==> flow/design.v <==
module router_fsm(input clock, resetn, pkt_valid, parity_done, soft_reset_0, soft_reset_1, soft_reset_2,
                        fifo_full, low_pkt_valid, fifo_empty_0, fifo_empty_1, fifo_empty_2,
                  input [1:0] data_in,
                  output busy, detect_add, ld_state, laf_state, full_state, write_enb_reg, rst_int_reg, lfd_state);
parameter Decode_Address = 3'b000, 
          Load_First_Data = 3'b001,
          Wait_Till_Empty = 3'b010,
          Load_Data = 3'b011,
          Check_Parity_Error = 3'b100,
          Load_Parity = 3'b101,
          Fifo_Full_State = 3'b110,
          Load_After_Full = 3'b111;
reg [2:0] state, next_state;
always @(posedge clock) begin
    if (!resetn) state <= Decode_Address;
    else if((soft_reset_0 && (data_in[1:0] == 0)) | (soft_reset_1 && (data_in[1:0] == 1)) | (soft_reset_2 && (data_in[1:0] == 2))) state <= Decode_Address;
    else state <= next_state; 
end
always @(*) begin
    case(state)
    Decode_Address : begin  
        if(pkt_valid & (data_in[1:0] == 0 & fifo_empty_0 | data_in[1:0] == 1 & fifo_empty_1 | data_in[1:0] == 2 & fifo_empty_2))
        begin
            next_state = Load_First_Data;
        end
        else if(pkt_valid & (data_in[1:0] == 0 & !fifo_empty_0 | data_in[1:0] == 1 & !fifo_empty_1 | data_in[1:0] == 2 & !fifo_empty_2))
        begin
            next_state = Wait_Till_Empty;
        end
        else next_state = Decode_Address;
    end
    Load_First_Data : next_state = Load_Data;  
    Wait_Till_Empty : begin  
        if( (fifo_empty_0 && (data_in[1:0] == 0)) || (fifo_empty_1 && (data_in[1:0] == 1)) || (fifo_empty_2 && (data_in[1:0] == 2)) ) begin
            next_state = Load_First_Data;
        end
        else next_state = Wait_Till_Empty;
    end
    Load_Data : begin  
        if(fifo_full) next_state = Fifo_Full_State;
        else if (!fifo_full & !pkt_valid) next_state = Load_Parity;
        else next_state = Load_Data;
    end
    Fifo_Full_State : begin  
        if(!fifo_full) next_state = Load_After_Full;
        else next_state = Fifo_Full_State;
    end
    Load_Parity : next_state = Check_Parity_Error;  
    Check_Parity_Error : begin  
        if(fifo_full) next_state= Fifo_Full_State;
        else next_state = Decode_Address;
    end
    Load_After_Full : begin  
        if (parity_done) next_state = Decode_Address;
        else if(low_pkt_valid) next_state = Load_Parity;
        else next_state = Load_Data;
    end
    endcase
end
assign detect_add = (state == Decode_Address);
assign lfd_state = (state == Load_First_Data);
assign busy = (state == Load_First_Data) || (state == Load_Parity) || (state == Fifo_Full_State) || (state == Load_After_Full) || (state == Wait_Till_Empty) || (state == Check_Parity_Error);
assign ld_state = (state == Load_Data)||(state == Load_Parity) ;
assign write_enb_reg = (state == Load_First_Data)|(state == Load_Data)||(state == Load_Parity);
assign full_state = (state == Fifo_Full_State);
assign laf_state = (state == Load_After_Full);  
assign rst_int_reg = (state == Check_Parity_Error);
endmodule
module router_reg(input clock, resetn, pkt_valid, fifo_full, rst_int_reg, detect_add, 
                        ld_state, laf_state, full_state, lfd_state, 
                  output reg parity_done, low_pkt_valid, err, 
                  input [7:0] data_in, output reg [7:0] dout);
reg [7:0] a,c,d,e;
reg [8:0] b [31:0];
reg [4:0] count_b,count_a ;
always@(posedge clock) begin
    if(!resetn) begin
        dout <= 8'd0;
        parity_done <= 1'b0;
        low_pkt_valid <= 1'b0;
        err <= 1'b0;
        count_b <= 0;
        count_a <= 0;
        c <= 8'd0;
        d <= 8'd0;
    end
    else begin
    parity_done <= ((ld_state & !fifo_full & !pkt_valid) | (laf_state & low_pkt_valid & !parity_done)) & !detect_add;
    low_pkt_valid <= (ld_state & !pkt_valid);
        if(pkt_valid) begin
            if(detect_add) begin
                dout <= data_in;
                c <= data_in;
            end
            else if(ld_state||lfd_state) begin
                if(full_state) begin
                    b[count_b] <= data_in;
                    count_b <= count_b + 1;
                end
                else if(!full_state) begin
                    if(laf_state) begin
                        dout <= b[count_a];
                        count_a <= count_a + 1;
                    end
                    else begin
                        c <= c^data_in;
                        dout <= data_in;
                    end
                end 
            end 
        end
        else begin
            d <= data_in;
            dout <= data_in;
        end
    end
err <= (c==d) ? 0 : 1 ;
end
endmodule
module router_sync(input detect_add, write_enb_reg, clock, resetn, 
                         read_enb_0, read_enb_1, read_enb_2,
                         empty_0, empty_1, empty_2, 
                         full_0, full_1, full_2, 
                   input [1:0] data_in,
                   output reg vld_out_0, vld_out_1, vld_out_2,
                   output reg soft_reset_0, soft_reset_1, soft_reset_2, 
                   output reg fifo_full,
                   output reg [2:0] write_enb);
reg [1:0] q;
reg [4:0] count0,count1,count2;
always@(posedge clock)begin
    if(detect_add) q <= data_in;
end
always@(*)begin
    vld_out_0 <= !empty_0;
    vld_out_1 <= !empty_1;
    vld_out_2 <= !empty_2;
    case(q)
    2'b00 : begin
            fifo_full = full_0;
            write_enb = {2'b00, write_enb_reg};
            end 
    2'b01 : begin
            fifo_full = full_1;
            write_enb = {1'b0, write_enb_reg,1'b0};
            end
    2'b10 : begin
            fifo_full = full_2;
            write_enb = {write_enb_reg, 2'b00};
            end
    default : begin
                fifo_full = 0;
                write_enb = 3'd0;
    end
    endcase
end
always@(posedge clock) begin
    if(!resetn)begin
        count0<=5'd0;
        count1<=5'd0;
        count2<=5'd0;
        soft_reset_0 <= 1'b0;
        soft_reset_1 <= 1'b0;
        soft_reset_2 <= 1'b0;
    end
    else begin
        soft_reset_0 <= 1'b0;
        soft_reset_1 <= 1'b0;
        soft_reset_2 <= 1'b0;
        if (vld_out_0 && !read_enb_0) begin
            if (count0 == 5'b11101) begin
                soft_reset_0 <= 1'b1;
                count0 <= 5'd0;
            end
            else count0 <= count0 + 1'b1;
        end
        else count0 <= 5'd0;
        if (vld_out_1 && !read_enb_1) begin
            if (count1 == 5'b11101) begin
                soft_reset_1 <= 1'b1;
                count1 <= 5'd0;
            end
            else count1 <= count1 + 1'b1;
        end
        else count1 <= 5'd0;
        if (vld_out_2 && !read_enb_2) begin
            if (count2 == 5'b11101) begin
                soft_reset_2 <= 1'b1;
                count2 <= 5'd0;
            end
            else count2 <= count2 + 1'b1;
        end
        else count2 <= 5'd0;
    end
end
endmodule
module router_fifo(input clock, resetn, write_enb, read_enb, soft_reset, lfd_state,
                   input [7:0] data_in, output full, empty, output [7:0] data_out);
reg [8:0] mem [0:15];
reg [3:0] rd_pointer, wr_pointer;
reg [8:0] packet_out;
wire [8:0]packet;
reg [6:0] length;
reg [4:0] status_count;
assign empty = (status_count == 0 ) ? 1'b1 : 1'b0 ;
assign full = (status_count == 5'd16) ? 1'b1 : 1'b0 ;
assign packet[7:0] = data_in[7:0];
assign packet[8] = lfd_state;
assign data_out = resetn ?  packet_out[7:0] : 8'd0;
always@(posedge clock) begin
    if(!resetn || soft_reset) status_count <= 5'd0;
    else if(full == 1'b0 && write_enb & empty == 1'b0 && read_enb) status_count <= status_count;
    else if (full == 1'b0 && write_enb) status_count <= status_count + 1'b1;
    else if(empty == 1'b0 && read_enb ) status_count <= status_count - 1'b1;
    else status_count <= status_count;
end
always@(posedge clock) begin
    if(!resetn || soft_reset) begin  
        wr_pointer <= 4'd0;
    end
    else if(full == 1'b0 && write_enb) begin  
            mem[wr_pointer[3:0]] <= packet;
            wr_pointer <= wr_pointer + 1'b1;
    end
end
always@(posedge clock) begin
    if(!resetn || soft_reset) begin  
        rd_pointer <= 4'd0;
        packet_out <= 9'd0;
    end
    else begin 
        if(empty == 1'b0 && read_enb ) begin  
                packet_out <= mem[rd_pointer[3:0]];
                rd_pointer <= rd_pointer + 1'b1;
        end
        if (length == 0 && (empty || !mem[rd_pointer[3:0]][8])) packet_out <= 9'd0;
    end
end
always@(posedge clock)begin
    if (!resetn || soft_reset) begin
        length <= 0;
    end
    else if(empty == 1'b0 && read_enb ) begin
        if(mem[rd_pointer[3:0]][8])begin
                length <= mem[rd_pointer[3:0]][7:2] + 1'b1;
        end
        else if (length != 0)  begin
                length <= length - 1'b1;
        end
    end
end
endmodule
module router_top(input clock, resetn, read_enb_0, read_enb_1, read_enb_2, pkt_valid,
                  input [7:0] data_in, output [7:0] data_out_0, data_out_1, data_out_2,
                  output valid_out_0, valid_out_1, valid_out_2, error, busy);
wire parity_done,detect_add;
wire ld_state, laf_state, full_state, write_enb_reg, rst_int_reg, lfd_state;
wire [2:0] fifo_empty, full,w_enb, write_enb, soft_reset_temp;
wire fifo_full,low_pkt_valid,soft_reset_0,soft_reset_1,soft_reset_2;
wire [7:0] dout;
wire read_enb_temp[2:0];
wire [7:0] data_out_temp[2:0];
assign soft_reset_temp[0] = soft_reset_0;
assign soft_reset_temp[1] = soft_reset_1;
assign soft_reset_temp[2] = soft_reset_2;
assign read_enb_temp[0] = read_enb_0;
assign read_enb_temp[1] = read_enb_1;
assign read_enb_temp[2] = read_enb_2;
assign data_out_0 = data_out_temp[0];
assign data_out_1 = data_out_temp[1];
assign data_out_2 = data_out_temp[2];
router_fsm dut1(.clock(clock),
                .resetn(resetn),
                .pkt_valid(pkt_valid),
                .parity_done(parity_done),
                .soft_reset_0(soft_reset_0),
                .soft_reset_1(soft_reset_1),
                .soft_reset_2(soft_reset_2),
                .fifo_full(fifo_full),
                .low_pkt_valid(low_pkt_valid),
                .fifo_empty_0(fifo_empty[0]),
                .fifo_empty_1(fifo_empty[1]),
                .fifo_empty_2(fifo_empty[2]),
                .data_in(data_in[1:0]),
                .busy(busy),
                .detect_add(detect_add),
                .ld_state(ld_state),
                .laf_state(laf_state),
                .full_state(full_state),
                .write_enb_reg(write_enb_reg),
                .rst_int_reg(rst_int_reg),
                .lfd_state(lfd_state));
router_reg dut2(.clock(clock),
                .resetn(resetn),
                .pkt_valid(pkt_valid),
                .fifo_full(fifo_full),
                .detect_add(detect_add),
                .ld_state(ld_state),
                .laf_state(laf_state),
                .full_state(full_state),
                .rst_int_reg(rst_int_reg),
                .lfd_state(lfd_state),
                .parity_done(parity_done),
                .low_pkt_valid(low_pkt_valid),
                .err(error),
                .data_in(data_in),
                .dout(dout));
router_sync dut3(.clock(clock),
                .resetn(resetn),
                .detect_add(detect_add),
                .read_enb_0(read_enb_0),
                .read_enb_1(read_enb_1),
                .read_enb_2(read_enb_2),
                .write_enb_reg(write_enb_reg),
                .empty_0(fifo_empty[0]),
                .empty_1(fifo_empty[1]),
                .empty_2(fifo_empty[2]),
                .full_0(full[0]),
                .full_1(full[1]),
                .full_2(full[2]),
                .data_in(data_in[1:0]),
                .vld_out_0(valid_out_0),
                .vld_out_1(valid_out_1),
                .vld_out_2(valid_out_2),
                .soft_reset_0(soft_reset_0),
                .soft_reset_1(soft_reset_1),
                .soft_reset_2(soft_reset_2),
                .fifo_full(fifo_full),
                .write_enb(w_enb));
genvar x;
generate for (x= 0 ; x<3 ; x = x+1)
begin:fifo
	router_fifo f(.clock(clock),
                  .resetn(resetn), 
                  .soft_reset(soft_reset_temp[x]),
	              .lfd_state(lfd_state),
                  .write_enb(w_enb[x]),
                  .data_in(dout), 
                  .read_enb(read_enb_temp[x]),
	              .full(full[x]), 
                  .empty(fifo_empty[x]), 
                  .data_out(data_out_temp[x]));
end
endgenerate	
endmodule
# Reports on router_top
# Tool output for the design above before and after an edit, in the order of the flow.
# "before" refers to lines of the RTL above, "after" to lines of the edited file.
# "diff": "after" minus "before" as printed here. "change_rel_pct": 100 x difference / "before".
# Operators carry their Yosys type and port widths (W data, S select, Z words).
# Library cell names are shortened.
# Not given: --
# design
top	router_top
clock_port	clock
lib	sky130hd
lib_corner	tt_025C_1v80

# The edit
# Unified diff, file above to edited file.
# The edit is scripted: it alters the design's behaviour and was not made to optimise anything.
# begin of diff
@@ -141,8 +141,4 @@
             write_enb = {2'b00, write_enb_reg};
             end 
-    2'b01 : begin
-            fifo_full = full_1;
-            write_enb = {1'b0, write_enb_reg,1'b0};
-            end
     2'b10 : begin
             fifo_full = full_2;
# end of diff

# Elaborated design
# Source: Yosys, flattened and elaborated, memories not mapped. Widths are those after wreduce. Print and check cells do not count. Equal cells are merged and count once.
# Yosys's memory passes give these memory sizes; they may raise the number of words (mostly to a power of two), join words into wider ones and drop unused or constant bits.
# op_classes
item	before	after	diff	change_rel_pct
addsub	23	23	0	0.00
eq_ne	22	21	-1	-4.55
muxes	87	87	0	0.00
n_logic	42	42	0	0.00
reduce_logical	93	93	0	0.00
# op_table
op	before	after	diff	change_rel_pct
$eq A2 B1 Y1 const B	2	1	-1	-50.00
$pmux W1 S3	1	0	-1	-100.00
$pmux W3 S3	1	0	-1	-100.00
$pmux W1 S2	0	1	1	--
$pmux W3 S2	0	1	1	--
# Unchanged operator kinds not shown: 41.
# word_totals
item	before	after	diff	change_rel_pct
regBits	144	144	0	0.00
ramBits	720	720	0	0.00
clocked_rd_ports_x_width	36	36	0	0.00
n_memories	4	4	0	0.00
input_bits	14	14	0	0.00
wordCells	302	301	-1	-0.33
# mem_list
item	before	after
mem_shapes	dut2.b 32x9 r1 w1; fifo[0].f.mem 16x9 r1 w1; fifo[1].f.mem 16x9 r1 w1; fifo[2].f.mem 16x9 r1 w1	dut2.b 32x9 r1 w1; fifo[0].f.mem 16x9 r1 w1; fifo[1].f.mem 16x9 r1 w1; fifo[2].f.mem 16x9 r1 w1

# Longest topological paths
# Longest topological path by Yosys (ltp), each cell counted once; first at word level (registers and memories cut), then after technology mapping (sequential cells cut; the memories' decode and read muxes count).
# logic_depth
item	before	after	diff	change_rel_pct
word_depth	10	10	0	0.00
abc_area	0	0	--	--
mapped_depth	11	11	0	0.00
mapped_depth_nobuf	10	10	0	0.00

# Netlist
# Yosys stat after the flow's synthesis: flattened, memories mapped to cells. It holds for the ABC_AREA given above (unset counts as 0); a run with the other value may have another netlist.
# synth_totals
item	before	after	diff	change_rel_pct
stdcells	2048	1651	-397	-19.38
mapped_area_um2	34396.7	27667.8	-6728.9	-19.56
flip_flops	854	683	-171	-20.02
buf_cells	85	84	-1	-1.18
# by_type
cell	before	after	diff	change_rel_pct
edfxtp_1	690	546	-144	-20.87
nor2_1	189	107	-82	-43.39
mux4_2	178	137	-41	-23.03
nand2_1	139	101	-38	-27.34
dfxtp_1	164	137	-27	-16.46
a22oi_1	32	19	-13	-40.62
xor2_1	41	29	-12	-29.27
nand3_1	36	24	-12	-33.33
a21oi_1	61	51	-10	-16.39
and3_1	2	12	10	500.00
ha_1	44	35	-9	-20.45
nor3_1	13	22	9	69.23
xnor2_1	31	23	-8	-25.81
buf_4	5	13	8	160.00
buf_2	25	18	-7	-28.00
and2_1	47	41	-6	-12.77
o21ai_0	32	26	-6	-18.75
mux2i_1	31	25	-6	-19.35
# Unchanged cell types not shown: 3.
# Not every row of either side is listed.
# By module: a second synthesis without flattening, with its own total; a netlist apart from the flattened one above.
# hier_totals
item	before	after	diff	change_rel_pct
cells_unflattened	2185	2185	0	0.00
area_unflattened_um2	34758.3	34735.8	-22.5	-0.06
# Rows give one instance, submodules left out.
# modules_before
mod	instances	n_cells	area_um2	seq_area_um2
router_fifo	3	432	7133.1	4964.8
router_reg	1	762	12147.9	8528.2
router_sync	1	84	809.5	420.4
router_fsm	1	43	401.6	160.2
router_top	1	0	0.0	0.0
# modules_after
mod	instances	n_cells	area_um2	seq_area_um2
router_fifo	3	432	7133.1	4964.8
router_reg	1	763	12127.9	8528.2
router_sync	1	83	807.0	420.4
router_fsm	1	43	401.6	160.2
router_top	1	0	0.0	0.0

# Timing after synthesis
# Source: OpenSTA report_checks on the synthesized netlist (no wires, ideal clock, input and output delay 20% of the period each), path of least setup slack; recovery checks are left aside. Register names are those of the netlist, which keeps one name where synthesis merged equal registers.
# synth_path
item	before	after	diff	change_rel_pct
path_type	reg2reg	reg2reg	--	--
startpoint	reg dut1.state	reg dut1.state	--	--
endpoint	reg fifo[0].f.status_count[4]	mem fifo[0].f.mem[5][0]	--	--
tclk_ps	5000	5000	0	0.00
setup_ps	128	387	259	--
t_first_pin_ps	0	0	0	--
arrival_ps	3460	2861	-599	-17.31
path_slack_ps	1413	1752	339	--
delay_ps	3588	3248	-340	-9.48
stages	12	7	-5	-41.67
synth_period_reached_ps	3587	3248	-339	-9.45
# "delay_ps" is the arrival time less input delay plus setup time.
# "stages" counts driving pins, that of a launching flip-flop among them; a cell with two outputs on the path counts twice.
# "synth_period_reached_ps" is the clock period less the worst setup slack; recovery checks do not enter. This is arithmetic on one report: input and output delays are still those of the set period (20% each).
# Where an end lacks its bit number, it is one bit of the signal, or one of the new flip-flops if synthesis recoded a state register.
# The rows between start and end are the longest chain of elaborated cells between them; the timing report does not say that the signal goes this way. Where chains are equally long, one stands for them.
# Each line given opens the expression or statement behind the cell; cells for indexed reads and writes are added by Yosys, which also makes memories of some case tables.
# At most two assigning lines are given for a register; there are more.
# synth_between_before
path_cell_list	dfxtp_1 nor3_1 a2111oi_1 clkbuf_1 inv_1 ha_1 nor2b_1 o21ai_0 nor4b_1 a21oi_1 xnor2_1 nor2_1
elab_chain_cells	9
# synth_rtl_before
item	line_no	rtl
from (decl)	13	reg [2:0] state, next_state;
from (assign)	15	if (!resetn) state <= Decode_Address;
from (assign)	16	else if((soft_reset_0 && (data_in[1:0] == 0)) | (soft_reset_1 && (data_in[1:0] == 1)) | (soft_reset_2 && (data ...
$eq A3 B1 Y1	64	assign write_enb_reg = (state == Load_First_Data)|(state == Load_Data)||(state == Load_Parity);
$or A1 B1 Y1	64
$logic_or A1 B1 Y1	64
$pmux W3 S3	138	case(q)
$and A1 B1 Y1	212	else if(full == 1'b0 && write_enb & empty == 1'b0 && read_enb) status_count <= status_count;
$logic_and A1 B1 Y1 (2 in a row)	212
$not A1 Y1	--
$reduce_and A2 Y1	--
to (assign)	212
to (assign)	213	else if (full == 1'b0 && write_enb) status_count <= status_count + 1'b1;
to (decl)	204	reg [4:0] status_count;
# after: The path ends at the enable pin of a flip-flop; only ways to that pin are counted.
# synth_between_after
path_cell_list	dfxtp_1 nor3_1 a2111oi_2 inv_1 nor2_1 nand2_1 nor3_1
elab_chain_cells	7
# synth_rtl_after
item	line_no	rtl
from (decl)	13	reg [2:0] state, next_state;
from (assign)	15	if (!resetn) state <= Decode_Address;
from (assign)	16	else if((soft_reset_0 && (data_in[1:0] == 0)) | (soft_reset_1 && (data_in[1:0] == 1)) | (soft_reset_2 && (data ...
$eq A3 B1 Y1	64	assign write_enb_reg = (state == Load_First_Data)|(state == Load_Data)||(state == Load_Parity);
$or A1 B1 Y1	64
$logic_or A1 B1 Y1	64
$pmux W3 S2	138	case(q)
$logic_and A1 B1 Y1	217	else if(full == 1'b0 && write_enb) begin
$mux W4	217
$mux W4	214	if(!resetn || soft_reset) begin
to (decl)	195	reg [8:0] mem [0:15];

# Worst path after layout
# Path of least setup slack in the final report of the runs of pair A (OpenROAD, finished layout, wires in). Where an end is a register, its clock arrival counts in the times.
# The report prints the path's times to 10 ps; the period is as set.
# layout_path
item	before	after	diff	change_rel_pct
path_type	reg2out	reg2out	--	--
startpoint	reg fifo[2].f.status_count[0]	reg fifo[0].f.status_count[1]	--	--
endpoint	out valid_out_2	out valid_out_0	--	--
tclk_ps	3750	3750	0	0.00
t_first_pin_ps	640	600	-40	-6.25
arrival_ps	2740	2580	-160	-5.84
path_slack_ps	260	420	160	--
stages	5	4	-1	-20.00
# The rows between start and end are the longest chain of elaborated cells between them; the timing report does not say that the signal goes this way. Where chains are equally long, one stands for them.
# At most two assigning lines are given for a register; there are more.
# layout_between_before
path_cell_list	dfxtp_1 or4_1 nor2_1 inv_1 clkdlybuf4s50_1
elab_chain_cells	3
# layout_rtl_before
item	line_no	rtl
from (decl)	204	reg [4:0] status_count;
from (assign)	212	else if(full == 1'b0 && write_enb & empty == 1'b0 && read_enb) status_count <= status_count;
from (assign)	213	else if (full == 1'b0 && write_enb) status_count <= status_count + 1'b1;
$logic_not A5 Y1	205	assign empty = (status_count == 0 ) ? 1'b1 : 1'b0 ;
$mux W1	205
$logic_not A1 Y1	137	vld_out_2 <= !empty_2;
to (decl)	255	output valid_out_0, valid_out_1, valid_out_2, error, busy);
# layout_between_after
path_cell_list	dfxtp_1 nor4_1 nand2_1 clkdlybuf4s50_1
elab_chain_cells	3
# layout_rtl_after
item	line_no	rtl
from (decl)	200	reg [4:0] status_count;
from (assign)	208	else if(full == 1'b0 && write_enb & empty == 1'b0 && read_enb) status_count <= status_count;
from (assign)	209	else if (full == 1'b0 && write_enb) status_count <= status_count + 1'b1;
$logic_not A5 Y1	201	assign empty = (status_count == 0 ) ? 1'b1 : 1'b0 ;
$mux W1	201
$logic_not A1 Y1	135	vld_out_0 <= !empty_0;
to (decl)	251	output valid_out_0, valid_out_1, valid_out_2, error, busy);

# Flow runs
# Runs of the flow (Yosys, OpenROAD) on both versions; the two runs of a pair have the same settings. The constraints put input and output delay at 20% of the set period each and load the outputs with 0.01 pF.
# flow_settings_pair_A
CORE_UTILIZATION	40
period_ns	3.75
CAP_MARGIN	20
CORE_MARGIN	2
SLEW_MARGIN	20
# results_pair_A
item	before	after	diff	change_rel_pct
yosys.chip_area_um2	34396.7	27667.8	-6728.9	-19.56
die_area_um2	88354.6	71289.0	-17065.6	-19.31
post_route_stdcell_area_um2	39775.6	31440.2	-8335.4	-20.96
layout_utilization_pct	46.7	45.8	-0.9	--
worst_setup_slack_ps	256	415	159	--
final_setup_tns_ps	0	0	0	--
ws_hold_ps	456	455	-1	--
power_mw	24.760	18.385	-6.375	-25.75
clock_period_reached_ps	3494	3335	-159	-4.55
# flow_settings_pair_B
ABC_AREA	1
CELL_PAD_IN_SITES_DETAIL_PLACEMENT	2
CELL_PAD_IN_SITES_GLOBAL_PLACEMENT	1
CORE_UTILIZATION	23
MAX_ROUTING_LAYER	met5
PLACE_DENSITY	0.6
period_ns	2.98
CAP_MARGIN	20
CORE_MARGIN	2
SLEW_MARGIN	20
# results_pair_B
item	before	after	diff	change_rel_pct
yosys.chip_area_um2	35734.3	28518.6	-7215.7	-20.19
die_area_um2	158535.0	126825.0	-31710.0	-20.00
post_route_stdcell_area_um2	43061.3	33858.7	-9202.6	-21.37
layout_utilization_pct	27.9	27.5	-0.4	--
worst_setup_slack_ps	198	194	-4	--
final_setup_tns_ps	0	0	0	--
ws_hold_ps	241	405	164	--
power_mw	35.254	26.352	-8.902	-25.25
clock_period_reached_ps	2782	2786	4	0.14
# "clock_period_reached_ps": clock period set for the run, less the worst setup slack. It is reckoned from that one timing run; input and output delays stay at 20% of the period that was set.
# By "power_mw" is meant OpenSTA's value without simulated activity: inputs other than the clock are taken to toggle once in ten clock periods, and the tool carries that through the logic.
